==> flow/design.v <==
module C2(d00, d01, d10, d11, a1, b1, a0, b0, out);
	input d00, d01, d10, d11, a1, b1, a0, b0;
	output out;
	wire s1, s0;
	assign s1 = a1 || b1;
	assign s0 = a0 && b0;
	assign out = {s1, s0} == 2'b00 ? d00:
	     	{s1, s0} == 2'b01 ? d01:
	     	{s1, s0} == 2'b10 ? d10: d11;
endmodule
module Not(x, nx);
input x;
output nx;
C2 myc2(1'b1, 1'b1, 1'b1, 1'b0, x, x, x, x, nx);
endmodule
module Xor(a, b, c, out);
input a, b, c;
output out;
wire nc;
Not mynot(c, nc);
C2 myc2(c, nc, nc, c, a, b, a, b, out);
endmodule
module Co(a, b, c, out);
input a, b, c;
output out;
C2 myc2(1'b0, c, c, 1'b1, a, b, a, b, out);
endmodule
module FA(a, b, ci, co, res);
input a, b, ci;
output co, res;
Xor myxor(a, b, ci, res);
Co myco(a, b, ci, co);
endmodule
module And1bit(a, b, res);
input a, b;
output res;
C2 myc2(1'b0, 1'b0, 1'b0, 1'b1, a, b, a, b, res);
endmodule
module And5bit(a, b, res);
input [4:0] a, b;
output [4:0] res;
C2 myc21(1'b0, 1'b0, 1'b0, 1'b1, a[4], b[4], a[4], b[4], res[4]);
C2 myc22(1'b0, 1'b0, 1'b0, 1'b1, a[3], b[3], a[3], b[3], res[3]);
C2 myc23(1'b0, 1'b0, 1'b0, 1'b1, a[2], b[2], a[2], b[2], res[2]);
C2 myc24(1'b0, 1'b0, 1'b0, 1'b1, a[1], b[1], a[1], b[1], res[1]);
C2 myc25(1'b0, 1'b0, 1'b0, 1'b1, a[0], b[0], a[0], b[0], res[0]);
endmodule
module Or1bit(a0, a1, a2, a3, a4, a5, out);
input a0, a1, a2, a3, a4, a5;
output out;
wire w1, w2, w3, w4;
C2 myc21(1'b0, 1'b1, 1'b1, 1'b1, a0, a1, a0, a1, w1);
C2 myc22(1'b0, 1'b1, 1'b1, 1'b1, a2, a3, a2, a3, w2);
C2 myc23(1'b0, 1'b1, 1'b1, 1'b1, a4, a5, a4, a5, w3);
C2 myc24(1'b0, 1'b1, 1'b1, 1'b1, w1, w2, w1, w2, w4);
C2 myc25(1'b0, 1'b1, 1'b1, 1'b1, w4, w3, w4, w3, out);
endmodule
module Adder11(a, b, out);
	input [9:0] a, b;
	output [10:0] out;
	wire [10:0] c;
	FA FA1(a[0], b[0], 1'b0, c[0], out[0]);
	FA FA2(a[1], b[1], c[0], c[1], out[1]);
	FA FA3(a[2], b[2], c[1], c[2], out[2]);
	FA FA4(a[3], b[3], c[2], c[3], out[3]);
	FA FA5(a[4], b[4], c[3], c[4], out[4]);
	FA FA6(a[5], b[5], c[4], c[5], out[5]);
	FA FA7(a[6], b[6], c[5], c[6], out[6]);
	FA FA8(a[7], b[7], c[6], c[7], out[7]);
	FA FA9(a[8], b[8], c[7], c[8], out[8]);
	FA FA10(a[9], b[9], c[8], c[9], out[9]);
	FA FA11(a[9], b[9], c[9], c[10], out[10]);
endmodule	 
module Adder12(a, b, out);
	input [10:0] a, b;
	output [11:0] out;
	wire [11:0] c;
	FA FA1(a[0], b[0], 1'b0, c[0], out[0]);
	FA FA2(a[1], b[1], c[0], c[1], out[1]);
	FA FA3(a[2], b[2], c[1], c[2], out[2]);
	FA FA4(a[3], b[3], c[2], c[3], out[3]);
	FA FA5(a[4], b[4], c[3], c[4], out[4]);
	FA FA6(a[5], b[5], c[4], c[5], out[5]);
	FA FA7(a[6], b[6], c[5], c[6], out[6]);
	FA FA8(a[7], b[7], c[6], c[7], out[7]);
	FA FA9(a[8], b[8], c[7], c[8], out[8]);
	FA FA10(a[9], b[9], c[8], c[9], out[9]);
	FA FA11(a[10], b[10], c[9], c[10], out[10]); 
	FA FA12(a[10], b[10], c[10], c[11], out[11]);
endmodule	 
module Abs #(parameter N = 5) (a, signbit, out);
    input[N-1:0] a;
    input signbit;
    output[N-1:0] out;
    wire [10:0] tmpout;
    wire[N-1:0] not_a;
    wire co;
    genvar i;
    generate
        for (i = 0; i < N; i = i + 1) begin
            Xor xor_ins(a[i], signbit, 1'b0, not_a[i]);
        end
    endgenerate
   Adder11 adder1 ({{(10-N){1'b0}}, not_a}, {{9{1'b0}}, signbit}, tmpout);
   assign out = tmpout[N-1:0];
endmodule
module Cell(input xn, am, Sin, Cin, output Cout, Sout);
  wire t;
  And1bit myand1(xn, am, t);
  wire xortmp;
  Xor myxor(t, Sin, Cin, Sout);
  Xor myxor3(Sin, Cin, 1'b0, t1);
  And1bit myand2(t, t1, t2);
  And1bit myand3(Cin, Sin, t3);
  Or1bit myor1(t2, t3, 1'b0, 1'b0, 1'b0, 1'b0, Cout);
endmodule
module Multiplier(a_2, x_2, out);
  parameter m = 5;
  parameter n = 5;
  output [m+n-1:0] out;
  wire [m+n-1:0] product;
  input [m-1:0] a_2;
  input [n-1:0] x_2;
  wire [m-1:0] a;
  wire [n-1:0] x;
  Abs #(m) a1(a_2, a_2[m - 1], a);
  Abs #(m) a2(x_2, x_2[m - 1], x);
  wire c_partial[m*n:0] ;
  wire s_partial[m*n:0] ;
  genvar i;
  generate
    for(i=0; i<m; i=i+1)
    begin
      Cell mycell(x[0], a[i], 1'b0, 1'b0, c_partial[i], s_partial[i]);
    end
  endgenerate
  genvar j, k;
  generate
    for(k=0; k<n-1; k=k+1)
    begin
      for(j=0; j<m-1; j=j+1)
      begin
  	 Cell mycell2(x[k + 1], a[j], s_partial[m*(k + 1) + j - m + 1], c_partial[m*(k+1)+j-m], c_partial[m*(k+1)+j], s_partial[m*(k+1)+j]);
      end
    end
  endgenerate
  genvar z;
  generate
    for(z=0; z<n-1; z=z+1)
    begin
      Cell c_middle_last_col(x[z+1], a[+(m-1)], 1'b0, c_partial[m*(z+1)+(m-1)-m], c_partial[m*(z+1)+(m-1)], s_partial[m*(z+1)+(m-1)]);
    end
  endgenerate
  wire c_last_partial[m-1:0] ;
  wire s_last_partial[m-2:0] ;
  assign c_last_partial[0] = 1'b0;
  genvar l;
  generate
    for(l=0; l<m-1; l=l+1)
    begin
      FA c_last(c_partial[(n-1)*m+l], s_partial[(n-1)*m+l+1], c_last_partial[l], c_last_partial[l+1], s_last_partial[l]);
    end
  endgenerate
  generate
    for(i=0; i<n; i=i+1)
    begin
      assign product[i] = s_partial[m*i];
    end
  endgenerate
  generate
    for(i=n; i<n+m-1; i=i+1)
    begin
      assign product[i] = s_last_partial[i-n];
    end
  endgenerate
  assign product[m+n-1] = c_last_partial[m-2];
  wire signbit_res;
  Xor xor1(a_2[m-1], x_2[n-1], 1'b0, signbit_res);
  Abs #(m+n) newAbs(product, signbit_res, out);
endmodule
module Mux2to1(a, b, sel, c);
	input [4:0] a, b;
	input sel;
	output [4:0] c;
	C2 myc2(a[0], a[0], b[0], b[0], sel, sel, sel, sel, c[0]); 
	C2 myc21(a[1], a[1], b[1], b[1], sel, sel, sel, sel, c[1]);
	C2 myc22(a[2], a[2], b[2], b[2], sel, sel, sel, sel, c[2]);
	C2 myc23(a[3], a[3], b[3], b[3], sel, sel, sel, sel, c[3]);
	C2 myc24(a[4], a[4], b[4], b[4], sel, sel, sel, sel, c[4]);
endmodule    
module iszer(A, out);
input [4:0] A;
output out;
Or1bit myOr1(A[4], A[3], A[2], A[1], A[0], 1'b0, out);
endmodule
module reg5bit(a, en, clk, rst, out);
input clk, rst, en;
input [4:0] a;
output [4:0] out;
wire b4, b3, b2, b1, b0;
S2 reg4(out[4], a[4], 1'b0, 1'b0, 1'b0, 1'b0, en, en, rst, clk, b4);
S2 reg3(out[3], a[3], 1'b0, 1'b0, 1'b0, 1'b0, en, en, rst, clk, b3);
S2 reg2(out[2], a[2], 1'b0, 1'b0, 1'b0, 1'b0, en, en, rst, clk, b2);
S2 reg1(out[1], a[1], 1'b0, 1'b0, 1'b0, 1'b0, en, en, rst, clk, b1);
S2 reg0(out[0], a[0], 1'b0, 1'b0, 1'b0, 1'b0, en, en, rst, clk, b0);
assign out = {b4, b3, b2, b1, b0};
endmodule
module reg10bit(A, clk, rst, out);
input clk, rst;
input [9:0] A;
output [9:0] out;
wire b9, b8, b7, b6, b5, b4, b3, b2, b1, b0;
S2 reg9(A[9], 1'b0, 1'b0, 1'b0, 1'b0, 1'b0, 1'b0, 1'b0, rst, clk, b9);
S2 reg8(A[8], 1'b0, 1'b0, 1'b0, 1'b0, 1'b0, 1'b0, 1'b0,  rst, clk, b8);
S2 reg7(A[7], 1'b0, 1'b0, 1'b0, 1'b0, 1'b0, 1'b0, 1'b0,  rst, clk, b7);
S2 reg6(A[6], 1'b0, 1'b0, 1'b0, 1'b0, 1'b0, 1'b0, 1'b0,  rst, clk, b6);
S2 reg5(A[5], 1'b0, 1'b0, 1'b0, 1'b0, 1'b0, 1'b0, 1'b0, rst, clk, b5);
S2 reg4(A[4], 1'b0, 1'b0, 1'b0, 1'b0, 1'b0, 1'b0, 1'b0,  rst, clk, b4);
S2 reg3(A[3], 01'b0, 1'b0, 1'b0, 1'b0, 1'b0, 1'b0, 1'b0,  rst, clk, b3);
S2 reg2(A[2], 1'b0, 1'b0, 1'b0, 1'b0, 1'b0, 1'b0, 1'b0,  rst, clk, b2);
S2 reg1(A[1], 01'b0, 1'b0, 1'b0, 1'b0, 1'b0, 1'b0, 1'b0,  rst, clk, b1);
S2 reg0(A[0], 01'b0, 1'b0, 1'b0, 1'b0, 1'b0, 1'b0, 1'b0,  rst, clk, b0);
assign out = {b9, b8, b7, b6, b5, b4, b3, b2, b1, b0};
endmodule
module S2(d00, d01, d10, d11, a1, b1, a0, b0, clr, clk, out);
input d00, d01, d10, d11, a1, b1, a0, b0, clr, clk;
output reg out;
wire s1, s0, d;
assign s1 = a1 || b1;
assign s0 = a0 && b0;
assign d = {s1, s0} == 2'b00 ? d00 :
	   {s1, s0} == 2'b01 ? d01 :
	   {s1, s0} == 2'b10 ? d10 : d11;
always@(posedge clk) begin
	if (clr) out <= 1'b0;
	else out <= d;
end
endmodule
module Actfun(A, out);
input [11:0] A;
output [4:0] out;
wire lb;
wire[11:0] B;
assign lb = A[11];
C2 c0(A[11], 1'b0, 1'b0, 1'b0, lb, lb, lb, lb, B[11]);
C2 c1(A[10], 1'b0, 1'b0, 1'b0, lb, lb, lb, lb, B[10]);
C2 c2(A[9], 1'b0, 1'b0, 1'b0, lb, lb, lb, lb, B[9]);
C2 c3(A[8], 1'b0, 1'b0, 1'b0, lb, lb, lb, lb, B[8]);
C2 c4(A[7], 1'b0, 1'b0, 1'b0, lb, lb, lb, lb, B[7]);
C2 c5(A[6], 1'b0, 1'b0, 1'b0, lb, lb, lb, lb, B[6]);
C2 c6(A[5], 1'b0, 1'b0, 1'b0, lb, lb, lb, lb, B[5]);
C2 c7(A[4], 1'b0, 1'b0, 1'b0, lb, lb, lb, lb, B[4]);
C2 c8(A[3], 1'b0, 1'b0, 1'b0, lb, lb, lb, lb, B[3]);
C2 c9(A[2], 1'b0, 1'b0, 1'b0, lb, lb, lb, lb, B[2]);
C2 c10(A[1], 1'b0, 1'b0, 1'b0, lb, lb, lb, lb, B[1]);
C2 c11(A[0], 1'b0, 1'b0, 1'b0, lb, lb, lb, lb, B[0]);
assign out = {B[11], B[6:3]};
endmodule
module PU(x1, w1, x2, w2, x3, w3, x4, w4, clk, rst, out);
input [4:0] x1, x2, x3, x4, w1, w2, w3, w4;
input clk, rst;
output [4:0] out;
wire [9:0] mres1, mres2, mres3, mres4, mreg1, mreg2, mreg3, mreg4;
wire [10:0] addres1, addres2;
wire [11:0] addres3;
Multiplier mul1(x1, w1, mres1);
Multiplier mul2(x2, w2, mres2);
Multiplier mul3(x3, w3, mres3);
Multiplier mul4(x4, w4, mres4);
reg10bit reg1(mres1, clk, rst, mreg1);
reg10bit reg2(mres2, clk, rst, mreg2);
reg10bit reg3(mres3, clk, rst, mreg3);
reg10bit reg4(mres4, clk, rst, mreg4);
Adder11 add1(mreg1, mreg2, addres1);
Adder11 add2(mreg3, mreg4, addres2);
Adder12 add3(addres1, addres2, addres3);
Actfun myfun(addres3, out);
endmodule
module DataPath(clk, rst, ix1, ix2, ix3, ix4, ieps, wen, wene, sel, zer, out);
input clk, rst, wen, wene, sel;
input [4:0] ix1, ix2, ix3, ix4, ieps;
output zer;
output [4:0] out;
wire [4:0] xp1, xp2, xp3, xp4, w1, w2, w3, w4, x1, x2, x3, x4, eps, initx1, initx2, initx3, initx4;
wire zx1, zx2, zx3, zx4, nsel;
Mux2to1 mux1(ix1, xp1, sel, w1);
Mux2to1 mux2(ix2, xp2, sel, w2);
Mux2to1 mux3(ix3, xp3, sel, w3);
Mux2to1 mux4(ix4, xp4, sel, w4);
Not Not1(sel, nsel);
reg5bit my_x1(w1, wen, clk, rst, x1);
reg5bit my_x2(w2, wen, clk, rst, x2);
reg5bit my_x3(w3, wen, clk, rst, x3);
reg5bit my_x4(w4, wen, clk, rst, x4);
reg5bit my_ix1(ix1, nsel, clk, rst, initx1);
reg5bit my_ix2(ix2, nsel, clk, rst, initx2);
reg5bit my_ix3(ix3, nsel, clk, rst, initx3);
reg5bit my_ix4(ix4, nsel, clk, rst, initx4);
reg5bit my_eps(ieps, wene, clk, rst, eps);
wire [4:0] one2c = 4'b01000;
PU PU1(x1, one2c, x2, eps, x3, eps, x4, eps, clk, rst, xp1);
PU PU2(x1, eps, x2, one2c, x3, eps, x4, eps, clk, rst, xp2);
PU PU3(x1, eps, x2, eps, x3, one2c, x4, eps, clk, rst, xp3);
PU PU4(x1, eps, x2, eps, x3, eps, x4, one2c, clk, rst, xp4);
iszer zerx1(x1, zx1);
iszer zerx2(x2, zx2);
iszer zerx3(x3, zx3);
iszer zerx4(x4, zx4);
wire [4:0] resx1, resx2, resx3, resx4;
And5bit myand1({5{zx1}}, initx1, resx1);
And5bit myand2({5{zx2}}, initx2, resx2);
And5bit myand3({5{zx3}}, initx3, resx3);
And5bit myand4({5{zx4}}, initx4, resx4);
Or1bit myor1(resx1[0], resx2[0], resx3[0], resx4[0], 1'b0, 1'b0, out[0]);
Or1bit myor2(resx1[1], resx2[1], resx3[1], resx4[1], 1'b0, 1'b0, out[1]);
Or1bit myor3(resx1[2], resx2[2], resx3[2], resx4[2], 1'b0, 1'b0, out[2]);
Or1bit myor4(resx1[3], resx2[3], resx3[3], resx4[3], 1'b0, 1'b0, out[3]);
Or1bit myor5(resx1[4], resx2[4], resx3[4], resx4[4], 1'b0, 1'b0, out[4]);
wire rega1, rega2, rega3, rega4, rega5, rega6;
And1bit myand5(zx1, zx2, rega1);
And1bit myand6(zx1, zx3, rega2);
And1bit myand7(zx1, zx4, rega3);
And1bit myand8(zx2, zx3, rega4);
And1bit myand9(zx2, zx4, rega5);
And1bit myand10(zx3, zx4, rega6);
Or1bit mynewor(rega1, rega2, rega3, rega4, rega5, rega6, zer);
endmodule
module controller(clk, rst, start, zer, wen, wenep, sel, done);
	input clk, rst, start, zer;
	output wen, wenep, sel, done;
	wire Q1, Q2, Q3, Q21, Q22, Q23, Q31, Q32, wen2;
	S2 newQ1(1'b0, 1'b1, 1'b0, 1'b0, Q1, zer, Q2, Q3, rst, clk, Q1);
	C2 newQ21(1'b0, 1'b0, 1'b1, 1'b0, Q2, Q2, Q3, Q3, Q21);
	C2 newQ22(1'b0, 1'b0, 1'b0, 1'b1, Q2, Q2, zer, zer, Q22);
	C2 newQ23(1'b0, 1'b1, 1'b0, 1'b0, Q2, start, Q3, Q3, Q23);
	S2 newQ2(Q23, Q23, 1'b1, 1'b1, Q21, Q22, 1'b1, 1'b1, rst, clk, Q2);
	C2 newQ31(1'b0, 1'b0, 1'b1, 1'b0, Q2, Q2, Q3, Q3, Q31);
	C2 newQ32(1'b0, 1'b1, 1'b0, 1'b0, Q1, Q2, start, start, Q32);
	S2 newQ3(1'b0, 1'b0, 1'b1, 1'b1, Q31, Q32, 1'b1, 1'b1, rst, clk, Q3);
	C2 newwen1(1'b0, 1'b1, 1'b0, 1'b0, Q1, Q2, Q3, Q3, wenep);
	C2 newwen2(1'b0, 1'b1, 1'b0, 1'b0, Q1, Q1, Q2, Q3, sel);
	C2 newwen(1'b0, 1'b0, 1'b1, 1'b1, wenep, sel, 1'b1, 1'b1, wen);
	C2 newdone(1'b0, 1'b1, 1'b0, 1'b0, Q2, Q3, Q1, Q1, done);
endmodule
module maxfinder(clk, rst, start, x1, x2, x3, x4, eps, done, result);
input clk, start, rst;
input [4:0] x1, x2, x3, x4, eps;
output done;
output [4:0] result;
wire wen, wenep, sel, zer;
DataPath datapath(clk, rst, x1, x2, x3, x4, eps, wen, wenep, sel, zer, result);
controller con(clk, rst, start, zer, wen, wenep, sel, done);
endmodule
# Step by step through the tools: maxfinder
# Module maxfinder before and after one edit of its RTL, step after step.
# "before" refers to lines of the RTL above, "after" to lines of the edited file.
# "diff": "after" minus "before" as printed here. "rel_change_pct": 100 x difference / "before".
# Not given: --
[inputs]
top = "maxfinder"
clk_port = "clk"
lib = "sky130hd"
corner = "tt_025C_1v80"

# Diff
# Unified diff, file above to edited file.
# The edit is scripted: it alters the design's behaviour and was not made to optimise anything.
# begin of diff
@@ -116,5 +116,5 @@
 endmodule
 module Multiplier(a_2, x_2, out);
-  parameter m = 5;
+  parameter m = 4;
   parameter n = 5;
   output [m+n-1:0] out;
# end of diff

# After elaboration
# Yosys after proc, flatten, opt, wreduce and memory -nomap, before mapping. Memory bits, and registers merged into a memory's read port (data or address), are not among the register bits. Print and check cells are not counted.
[word_totals]
columns = ["element", "before", "after", "diff", "rel_change_pct"]
rows = [
  ["ff_bits", 128, 104, -24, -18.75],
  ["in_bits", 28, 28, 0, 0.00],
  ["output_inout_bits", 6, 6, 0, 0.00],
  ["wordCells", 12111, 8542, -3569, -29.47],
]
[op_classes]
columns = ["element", "before", "after", "diff", "rel_change_pct"]
rows = [
  ["eq_ne", 2308, 1612, -696, -30.16],
  ["n_mux", 5711, 3993, -1718, -30.08],
  ["reduce_and_logical", 3964, 2833, -1131, -28.53],
]
[op_table]
columns = ["op", "before", "after", "diff", "rel_change_pct"]
rows = [
  ["2-to-1 mux 1 bit", 5711, 3993, -1718, -30.08],
  ["logical NOT 2 bit", 2004, 1431, -573, -28.59],
  ["== test 2 x 1 -> 1 bit (second input constant)", 1157, 809, -348, -30.08],
  ["== test 2 bit (second input constant)", 1151, 803, -348, -30.23],
  ["logical OR 1 bit", 978, 699, -279, -28.53],
  ["logical AND 1 bit", 972, 693, -279, -28.70],
]
# Operator kinds equal on both sides are left out: 1.

# Depth
# Depth = most cells in a row (Yosys ltp): at word level without a register or memory, in the mapped netlist without a sequential cell, where the memories' decode and read muxes count.
[depth]
columns = ["element", "before", "after", "diff", "rel_change_pct"]
rows = [
  ["ltp_word", 125, 110, -15, -12.00],
  ["abc_area", "0", "0", "--", "--"],
  ["ltp_mapped", 31, 19, -12, -38.71],
  ["mapped_depth_nobuf", 31, 19, -12, -38.71],
]

# Netlist
# Yosys stat after the flow's synthesis: flattened, memories mapped to cells. It holds for the ABC_AREA given above (unset counts as 0); a run with the other value may have another netlist.
[by_type]
columns = ["type", "before", "after", "diff", "rel_change_pct"]
rows = [
  ["sky130_fd_sc_hd__inv_1", 228, 97, -131, -57.46],
  ["sky130_fd_sc_hd__ha_1", 234, 137, -97, -41.45],
  ["sky130_fd_sc_hd__fa_1", 114, 60, -54, -47.37],
  ["sky130_fd_sc_hd__and2_1", 71, 46, -25, -35.21],
  ["sky130_fd_sc_hd__nor2b_1", 57, 32, -25, -43.86],
  ["sky130_fd_sc_hd__dfxtp_1", 116, 92, -24, -20.69],
  ["sky130_fd_sc_hd__a21oi_1", 76, 54, -22, -28.95],
  ["sky130_fd_sc_hd__nand2_1", 114, 94, -20, -17.54],
  ["sky130_fd_sc_hd__clkbuf_1", 37, 22, -15, -40.54],
  ["sky130_fd_sc_hd__nand3_1", 11, 0, -11, -100.00],
  ["sky130_fd_sc_hd__o21ai_0", 23, 13, -10, -43.48],
  ["sky130_fd_sc_hd__nor2_1", 55, 47, -8, -14.55],
  ["sky130_fd_sc_hd__xnor2_1", 41, 33, -8, -19.51],
  ["sky130_fd_sc_hd__a222oi_1", 8, 0, -8, -100.00],
  ["sky130_fd_sc_hd__mux2i_1", 6, 13, 7, 116.67],
  ["sky130_fd_sc_hd__a21o_1", 9, 3, -6, -66.67],
  ["sky130_fd_sc_hd__buf_2", 1, 7, 6, 600.00],
  ["sky130_fd_sc_hd__nand3b_1", 0, 6, 6, "--"],
]
# Cell types equal on both sides are left out: 6.
# Not every row of either side is listed.
[synth_totals]
columns = ["element", "before", "after", "diff", "rel_change_pct"]
rows = [
  ["cells", 1384, 898, -486, -35.12],
  ["mapped_area_um2", 12532.0, 8254.2, -4277.8, -34.14],
  ["sequential_area_um2", 2322.2, 1841.8, -480.4, -20.69],
  ["flip_flops", 116, 92, -24, -20.69],
  ["n_buf", 47, 38, -9, -19.15],
]
# The figures by module come from a second, unflattened synthesis with its own total; it is not the netlist above.
[hier_totals]
columns = ["element", "before", "after", "diff", "rel_change_pct"]
rows = [
  ["hier_cells", 33578, 29070, -4508, -13.43],
  ["hier_area_um2", 282229.4, 244588.3, -37641.1, -13.34],
]
# Rows give one instance, submodules left out.
[modules_before]
columns = ["mod", "instances", "cells", "area_um2", "seq_area_um2"]
rows = [
  ["C2", 7782, 3, 30.0, 0.0],
  ["Not", 1865, 2, 7.5, 0.0],
  ["S2", 208, 5, 63.8, 20.0],
  ["And1bit", 1206, 2, 7.5, 0.0],
  ["Co", 728, 2, 7.5, 0.0],
  ["Or1bit", 410, 2, 7.5, 0.0],
  ["Cell", 400, 1, 3.8, 0.0],
  ["reg10bit", 16, 11, 78.8, 0.0],
  ["reg5bit", 9, 6, 41.3, 0.0],
  ["Adder11", 56, 1, 3.8, 0.0],
  ["Abs (N=5)", 32, 1, 3.8, 0.0],
  ["Abs (N=10)", 16, 1, 3.8, 0.0],
  ["Multiplier", 16, 1, 3.8, 0.0],
  ["And5bit", 4, 2, 7.5, 0.0],
]
# before: Modules not listed: 10.
[modules_after]
columns = ["mod", "instances", "cells", "area_um2", "seq_area_um2"]
rows = [
  ["C2", 6678, 3, 30.0, 0.0],
  ["S2", 208, 5, 63.8, 20.0],
  ["Not", 1641, 2, 7.5, 0.0],
  ["And1bit", 966, 2, 7.5, 0.0],
  ["Co", 712, 2, 7.5, 0.0],
  ["Or1bit", 330, 2, 7.5, 0.0],
  ["reg10bit", 16, 11, 78.8, 0.0],
  ["Cell", 320, 1, 3.8, 0.0],
  ["reg5bit", 9, 6, 41.3, 0.0],
  ["Adder11", 56, 1, 3.8, 0.0],
  ["Abs (N=4)", 32, 1, 3.8, 0.0],
  ["Abs (N=9)", 16, 1, 3.8, 0.0],
  ["Multiplier", 16, 1, 3.8, 0.0],
  ["And5bit", 4, 2, 7.5, 0.0],
]
# after: Modules not listed: 10.

# Worst setup path after synthesis
# Source: OpenSTA report_checks on the synthesized netlist (no wires, ideal clock, input and output delay 20% of the period each), path of least setup slack; recovery checks are left aside. Register names are those of the netlist, which keeps one name where synthesis merged equal registers.
[synth_path]
columns = ["element", "before", "after", "diff", "rel_change_pct"]
rows = [
  ["path_kind", "register -> register", "register -> register", "--", "--"],
  ["start", "reg (name not given)", "reg (name not given)", "--", "--"],
  ["end", "reg datapath.my_x1.reg1.out", "reg datapath.my_x2.reg3.out", "--", "--"],
  ["clock_period_ns", 9.0, 9.0, 0.0, 0.00],
  ["setup_time_ns", 0.100, 0.064, -0.036, "--"],
  ["t_first_pin_ns", 0.000, 0.000, 0.000, "--"],
  ["t_arrival_ns", 5.812, 4.063, -1.749, -30.09],
  ["required_time_ns", 8.900, 8.936, 0.036, 0.40],
  ["slack_ns", 3.088, 4.873, 1.785, "--"],
  ["delay_ns", 5.912, 4.127, -1.785, -30.19],
  ["driving_pins", 25, 19, -6, -24.00],
  ["path_buffers", 0, 0, 0, "--"],
  ["synth_period_reached_ns", 5.912, 4.127, -1.785, -30.19],
]
# "delay_ns" = arrival - input delay + setup time.
# "driving_pins": output pins that drive a net of the path, with the launching flip-flop's if there is one; two outputs of one cell count as two.
# "synth_period_reached_ns" = period - worst setup slack (recovery checks aside). The figure is calculated, with input and output delays left at 20% of the set period.
# The rows between start and end are the longest chain of elaborated cells between them; the timing report does not say that the signal goes this way. Where chains are equally long, one stands for them.
# Each line given opens the expression or statement behind the cell; cells for indexed reads and writes are added by Yosys, which also makes memories of some case tables.
[synth_via_before]
cell_sequence = "sky130_fd_sc_hd__dfxtp_1 -> sky130_fd_sc_hd__inv_1 -> sky130_fd_sc_hd__ha_1 -> sky130_fd_sc_hd__ha_1 -> sky130_fd_sc_hd__a211oi_1 -> sky130_fd_sc_hd__fa_1 -> sky130_fd_sc_hd__inv_1 -> sky130_fd_sc_hd__fa_1 -> sky130_fd_sc_hd__fa_1 -> sky130_fd_sc_hd__fa_1 -> sky130_fd_sc_hd__fa_1 -> sky130_fd_sc_hd__inv_1 -> sky130_fd_sc_hd__fa_1 -> sky130_fd_sc_hd__fa_1 -> sky130_fd_sc_hd__inv_1 -> sky130_fd_sc_hd__ha_1 -> sky130_fd_sc_hd__a21boi_0 -> sky130_fd_sc_hd__o31a_1 -> sky130_fd_sc_hd__ha_1 -> sky130_fd_sc_hd__a21oi_1 -> sky130_fd_sc_hd__o21ai_0 -> sky130_fd_sc_hd__a21oi_1 -> sky130_fd_sc_hd__nor2_1 -> sky130_fd_sc_hd__a211o_1 -> sky130_fd_sc_hd__a2111oi_4"
elab_chain_cells = 54
cone_cells = 220
cone_lines = 7
cone_classes = "eq/ne: 44; mux: 131; reduce/logical: 45"
[synth_rtl_before]
columns = ["element", "line", "source"]
rows = [
  ["logical AND 1 bit", 6, "assign s0 = a0 && b0;"],
  ["== test 2 bit", 9, "{s1, s0} == 2'b10 ? d10: d11;"],
  ["2-to-1 mux 1 bit", 9, ""],
  ["2-to-1 mux 1 bit", 8, "{s1, s0} == 2'b01 ? d01:"],
  ["2-to-1 mux 1 bit", 7, "assign out = {s1, s0} == 2'b00 ? d00:"],
  ["== test 2 bit", 9, ""],
  ["2-to-1 mux 1 bit", 9, ""],
  ["[... 40 more ...]", "--", ""],
  ["2-to-1 mux 1 bit", 7, ""],
  ["logical NOT 2 bit", 7, ""],
  ["2-to-1 mux 1 bit", 7, ""],
  ["2-to-1 mux 1 bit", 8, ""],
  ["2-to-1 mux 1 bit", 7, ""],
  ["2-to-1 mux 1 bit", 232, "{s1, s0} == 2'b01 ? d01 :"],
  ["2-to-1 mux 1 bit", 231, "assign d = {s1, s0} == 2'b00 ? d00 :"],
  ["end: assignment", 235, "if (clr) out <= 1'b0;"],
  ["end: assignment", 236, "else out <= d;"],
  ["end: declaration", 227, "output reg out;"],
]
[synth_via_after]
cell_sequence = "sky130_fd_sc_hd__dfxtp_1 -> sky130_fd_sc_hd__inv_1 -> sky130_fd_sc_hd__ha_1 -> sky130_fd_sc_hd__ha_1 -> sky130_fd_sc_hd__a21oi_1 -> sky130_fd_sc_hd__a31oi_1 -> sky130_fd_sc_hd__nor2_1 -> sky130_fd_sc_hd__fa_1 -> sky130_fd_sc_hd__fa_1 -> sky130_fd_sc_hd__fa_1 -> sky130_fd_sc_hd__fa_1 -> sky130_fd_sc_hd__nor2_1 -> sky130_fd_sc_hd__a32o_1 -> sky130_fd_sc_hd__inv_1 -> sky130_fd_sc_hd__ha_1 -> sky130_fd_sc_hd__or2_2 -> sky130_fd_sc_hd__o221ai_1 -> sky130_fd_sc_hd__mux2_1 -> sky130_fd_sc_hd__nor2_1"
elab_chain_cells = 37
cone_cells = 126
cone_lines = 7
cone_classes = "eq/ne: 26; mux: 73; reduce/logical: 27"
[synth_rtl_after]
columns = ["element", "line", "source"]
rows = [
  ["logical AND 1 bit", 6, "assign s0 = a0 && b0;"],
  ["== test 2 bit", 9, "{s1, s0} == 2'b10 ? d10: d11;"],
  ["2-to-1 mux 1 bit", 9, ""],
  ["2-to-1 mux 1 bit", 8, "{s1, s0} == 2'b01 ? d01:"],
  ["2-to-1 mux 1 bit", 7, "assign out = {s1, s0} == 2'b00 ? d00:"],
  ["== test 2 bit", 9, ""],
  ["2-to-1 mux 1 bit", 9, ""],
  ["[... 23 more ...]", "--", ""],
  ["2-to-1 mux 1 bit", 9, ""],
  ["2-to-1 mux 1 bit", 8, ""],
  ["2-to-1 mux 1 bit", 7, ""],
  ["2-to-1 mux 1 bit", 8, ""],
  ["2-to-1 mux 1 bit", 7, ""],
  ["2-to-1 mux 1 bit", 232, "{s1, s0} == 2'b01 ? d01 :"],
  ["2-to-1 mux 1 bit", 231, "assign d = {s1, s0} == 2'b00 ? d00 :"],
  ["end: assignment", 235, "if (clr) out <= 1'b0;"],
  ["end: assignment", 236, "else out <= d;"],
  ["end: declaration", 227, "output reg out;"],
]

# Worst path after layout
# From the final timing report of the runs of pair A: the path of least setup slack in the routed layout; clock arrival at registers is part of the times.
[layout_path]
columns = ["element", "before", "after", "diff", "rel_change_pct"]
rows = [
  ["path_kind", "register -> register", "register -> register", "--", "--"],
  ["start", "reg (name not given)", "reg datapath.my_x2.reg3.out", "--", "--"],
  ["end", "reg datapath.my_x1.reg1.out", "reg datapath.PU4.reg2.reg6.out", "--", "--"],
  ["clock_period_ns", 6.57, 6.57, 0.00, 0.00],
  ["setup_time_ns", 0.09, 0.13, 0.04, "--"],
  ["t_first_pin_ns", 0.42, 0.35, -0.07, -16.67],
  ["t_arrival_ns", 6.57, 4.75, -1.82, -27.70],
  ["required_time_ns", 6.90, 6.79, -0.11, -1.59],
  ["slack_ns", 0.33, 2.04, 1.71, "--"],
  ["driving_pins", 25, 16, -9, -36.00],
  ["path_buffers", 0, 0, 0, "--"],
]
# The rows between start and end are the longest chain of elaborated cells between them; the timing report does not say that the signal goes this way. Where chains are equally long, one stands for them.
[layout_via_before]
cell_sequence = "sky130_fd_sc_hd__dfxtp_2 -> sky130_fd_sc_hd__inv_1 -> sky130_fd_sc_hd__ha_1 -> sky130_fd_sc_hd__ha_1 -> sky130_fd_sc_hd__a211oi_2 -> sky130_fd_sc_hd__fa_2 -> sky130_fd_sc_hd__inv_1 -> sky130_fd_sc_hd__fa_1 -> sky130_fd_sc_hd__fa_2 -> sky130_fd_sc_hd__fa_1 -> sky130_fd_sc_hd__fa_1 -> sky130_fd_sc_hd__inv_1 -> sky130_fd_sc_hd__fa_1 -> sky130_fd_sc_hd__fa_2 -> sky130_fd_sc_hd__inv_1 -> sky130_fd_sc_hd__ha_1 -> sky130_fd_sc_hd__a21boi_1 -> sky130_fd_sc_hd__o31a_1 -> sky130_fd_sc_hd__ha_1 -> sky130_fd_sc_hd__a21oi_2 -> sky130_fd_sc_hd__o21ai_0 -> sky130_fd_sc_hd__a21oi_1 -> sky130_fd_sc_hd__nor2_1 -> sky130_fd_sc_hd__a211o_1 -> sky130_fd_sc_hd__a2111oi_4"
elab_chain_cells = 54
cone_cells = 220
cone_lines = 7
cone_classes = "eq/ne: 44; mux: 131; reduce/logical: 45"
[layout_rtl_before]
columns = ["element", "line", "source"]
rows = [
  ["logical AND 1 bit", 6, "assign s0 = a0 && b0;"],
  ["== test 2 bit", 9, "{s1, s0} == 2'b10 ? d10: d11;"],
  ["2-to-1 mux 1 bit", 9, ""],
  ["2-to-1 mux 1 bit", 8, "{s1, s0} == 2'b01 ? d01:"],
  ["2-to-1 mux 1 bit", 7, "assign out = {s1, s0} == 2'b00 ? d00:"],
  ["== test 2 bit", 9, ""],
  ["2-to-1 mux 1 bit", 9, ""],
  ["[... 40 more ...]", "--", ""],
  ["2-to-1 mux 1 bit", 7, ""],
  ["logical NOT 2 bit", 7, ""],
  ["2-to-1 mux 1 bit", 7, ""],
  ["2-to-1 mux 1 bit", 8, ""],
  ["2-to-1 mux 1 bit", 7, ""],
  ["2-to-1 mux 1 bit", 232, "{s1, s0} == 2'b01 ? d01 :"],
  ["2-to-1 mux 1 bit", 231, "assign d = {s1, s0} == 2'b00 ? d00 :"],
  ["end: assignment", 235, "if (clr) out <= 1'b0;"],
  ["end: assignment", 236, "else out <= d;"],
  ["end: declaration", 227, "output reg out;"],
]
[layout_via_after]
cell_sequence = "sky130_fd_sc_hd__dfxtp_1 -> sky130_fd_sc_hd__ha_1 -> sky130_fd_sc_hd__ha_1 -> sky130_fd_sc_hd__ha_1 -> sky130_fd_sc_hd__and2_1 -> sky130_fd_sc_hd__ha_1 -> sky130_fd_sc_hd__fa_1 -> sky130_fd_sc_hd__fa_1 -> sky130_fd_sc_hd__ha_1 -> sky130_fd_sc_hd__ha_1 -> sky130_fd_sc_hd__xnor2_1 -> sky130_fd_sc_hd__ha_1 -> sky130_fd_sc_hd__xor2_1 -> sky130_fd_sc_hd__xnor2_1 -> sky130_fd_sc_hd__xnor2_1 -> sky130_fd_sc_hd__nor2_1"
elab_chain_cells = 110
cone_cells = 906
cone_classes = "eq/ne: 176; mux: 410; reduce/logical: 320"
[layout_rtl_after]
columns = ["element", "line", "source"]
rows = [
  ["start: declaration", 227, "output reg out;"],
  ["start: assignment", 235, "if (clr) out <= 1'b0;"],
  ["start: assignment", 236, "else out <= d;"],
  ["logical AND 1 bit", 6, "assign s0 = a0 && b0;"],
  ["== test 2 bit", 9, "{s1, s0} == 2'b10 ? d10: d11;"],
  ["2-to-1 mux 1 bit", 9, ""],
  ["2-to-1 mux 1 bit", 8, "{s1, s0} == 2'b01 ? d01:"],
  ["2-to-1 mux 1 bit", 7, "assign out = {s1, s0} == 2'b00 ? d00:"],
  ["logical AND 1 bit", 6, ""],
  ["== test 2 bit", 9, ""],
  ["[... 96 more ...]", "--", ""],
  ["logical AND 1 bit", 6, ""],
  ["== test 2 bit", 9, ""],
  ["2-to-1 mux 1 bit", 9, ""],
  ["2-to-1 mux 1 bit", 8, ""],
  ["2-to-1 mux 1 bit", 7, ""],
  ["2-to-1 mux 1 bit", 9, ""],
  ["2-to-1 mux 1 bit", 7, ""],
  ["end: assignment", 235, ""],
  ["end: assignment", 236, ""],
  ["end: declaration", 227, ""],
]

# Flow runs
# Both versions went through the flow (Yosys, OpenROAD) with the same settings in each pair. Constraints: input delay and output delay 20% of the set period each, output load 0.01 pF.
[flow_settings_pair_A]
CORE_UTILIZATION = 40
period_ns = 6.57
CAP_MARGIN = 20
CORE_MARGIN = 2
SLEW_MARGIN = 20
[measured_pair_A]
columns = ["element", "before", "after", "diff", "rel_change_pct"]
rows = [
  ["yosys.chip_area_um2", 12532.0, 8254.2, -4277.8, -34.14],
  ["die_um2", 32761.0, 21800.5, -10960.5, -33.46],
  ["cell_area_final_um2", 13965.9, 9108.7, -4857.2, -34.78],
  ["finalUtil_frac", 0.454, 0.45, -0.004, "--"],
  ["fin_ws_ns", 0.327, 2.038, 1.711, "--"],
  ["fin_tns_ns", 0.000, 0.000, 0.000, "--"],
  ["worst_hold_slack_ns", 0.450, 0.455, 0.005, "--"],
  ["final_power_uw", 3669, 2390, -1279, -34.86],
  ["clock_period_reached_ns", 6.243, 4.532, -1.711, -27.41],
]
[flow_settings_pair_B]
CAP_MARGIN = 20
CELL_PAD_IN_SITES_GLOBAL_PLACEMENT = 2
CORE_MARGIN = 4
CORE_UTILIZATION = 23
GPL_TIMING_DRIVEN = 0
MIN_ROUTING_LAYER = "met1"
PLACE_DENSITY_LB_ADDON = 0.07
SETUP_SLACK_MARGIN = 0.84
TNS_END_PERCENT = 80
period_ns = 4.33
SLEW_MARGIN = 20
[measured_pair_B]
columns = ["element", "before", "after", "diff", "rel_change_pct"]
rows = [
  ["yosys.chip_area_um2", 12532.0, 8254.2, -4277.8, -34.14],
  ["die_um2", 58286.0, 38982.6, -19303.4, -33.12],
  ["cell_area_final_um2", 16424.5, 11209.5, -5215.0, -31.75],
  ["finalUtil_frac", 0.305, 0.316, 0.011, "--"],
  ["fin_ws_ns", -1.531, 0.314, 1.845, "--"],
  ["fin_tns_ns", -27.780, 0.000, 27.780, "--"],
  ["worst_hold_slack_ns", 0.457, 0.457, 0.000, "--"],
  ["final_power_uw", 6359, 4484, -1875, -29.49],
  ["clock_period_reached_ns", 5.861, 4.016, -1.845, -31.48],
]
# "clock_period_reached_ns" is the run's clock period less its worst setup slack. It is reckoned from that one timing run; input and output delays stay at 20% of the period that was set.
# By "final_power_uw" is meant OpenSTA's value without simulated activity: inputs other than the clock are taken to toggle once in ten clock periods, and the tool carries that through the logic.
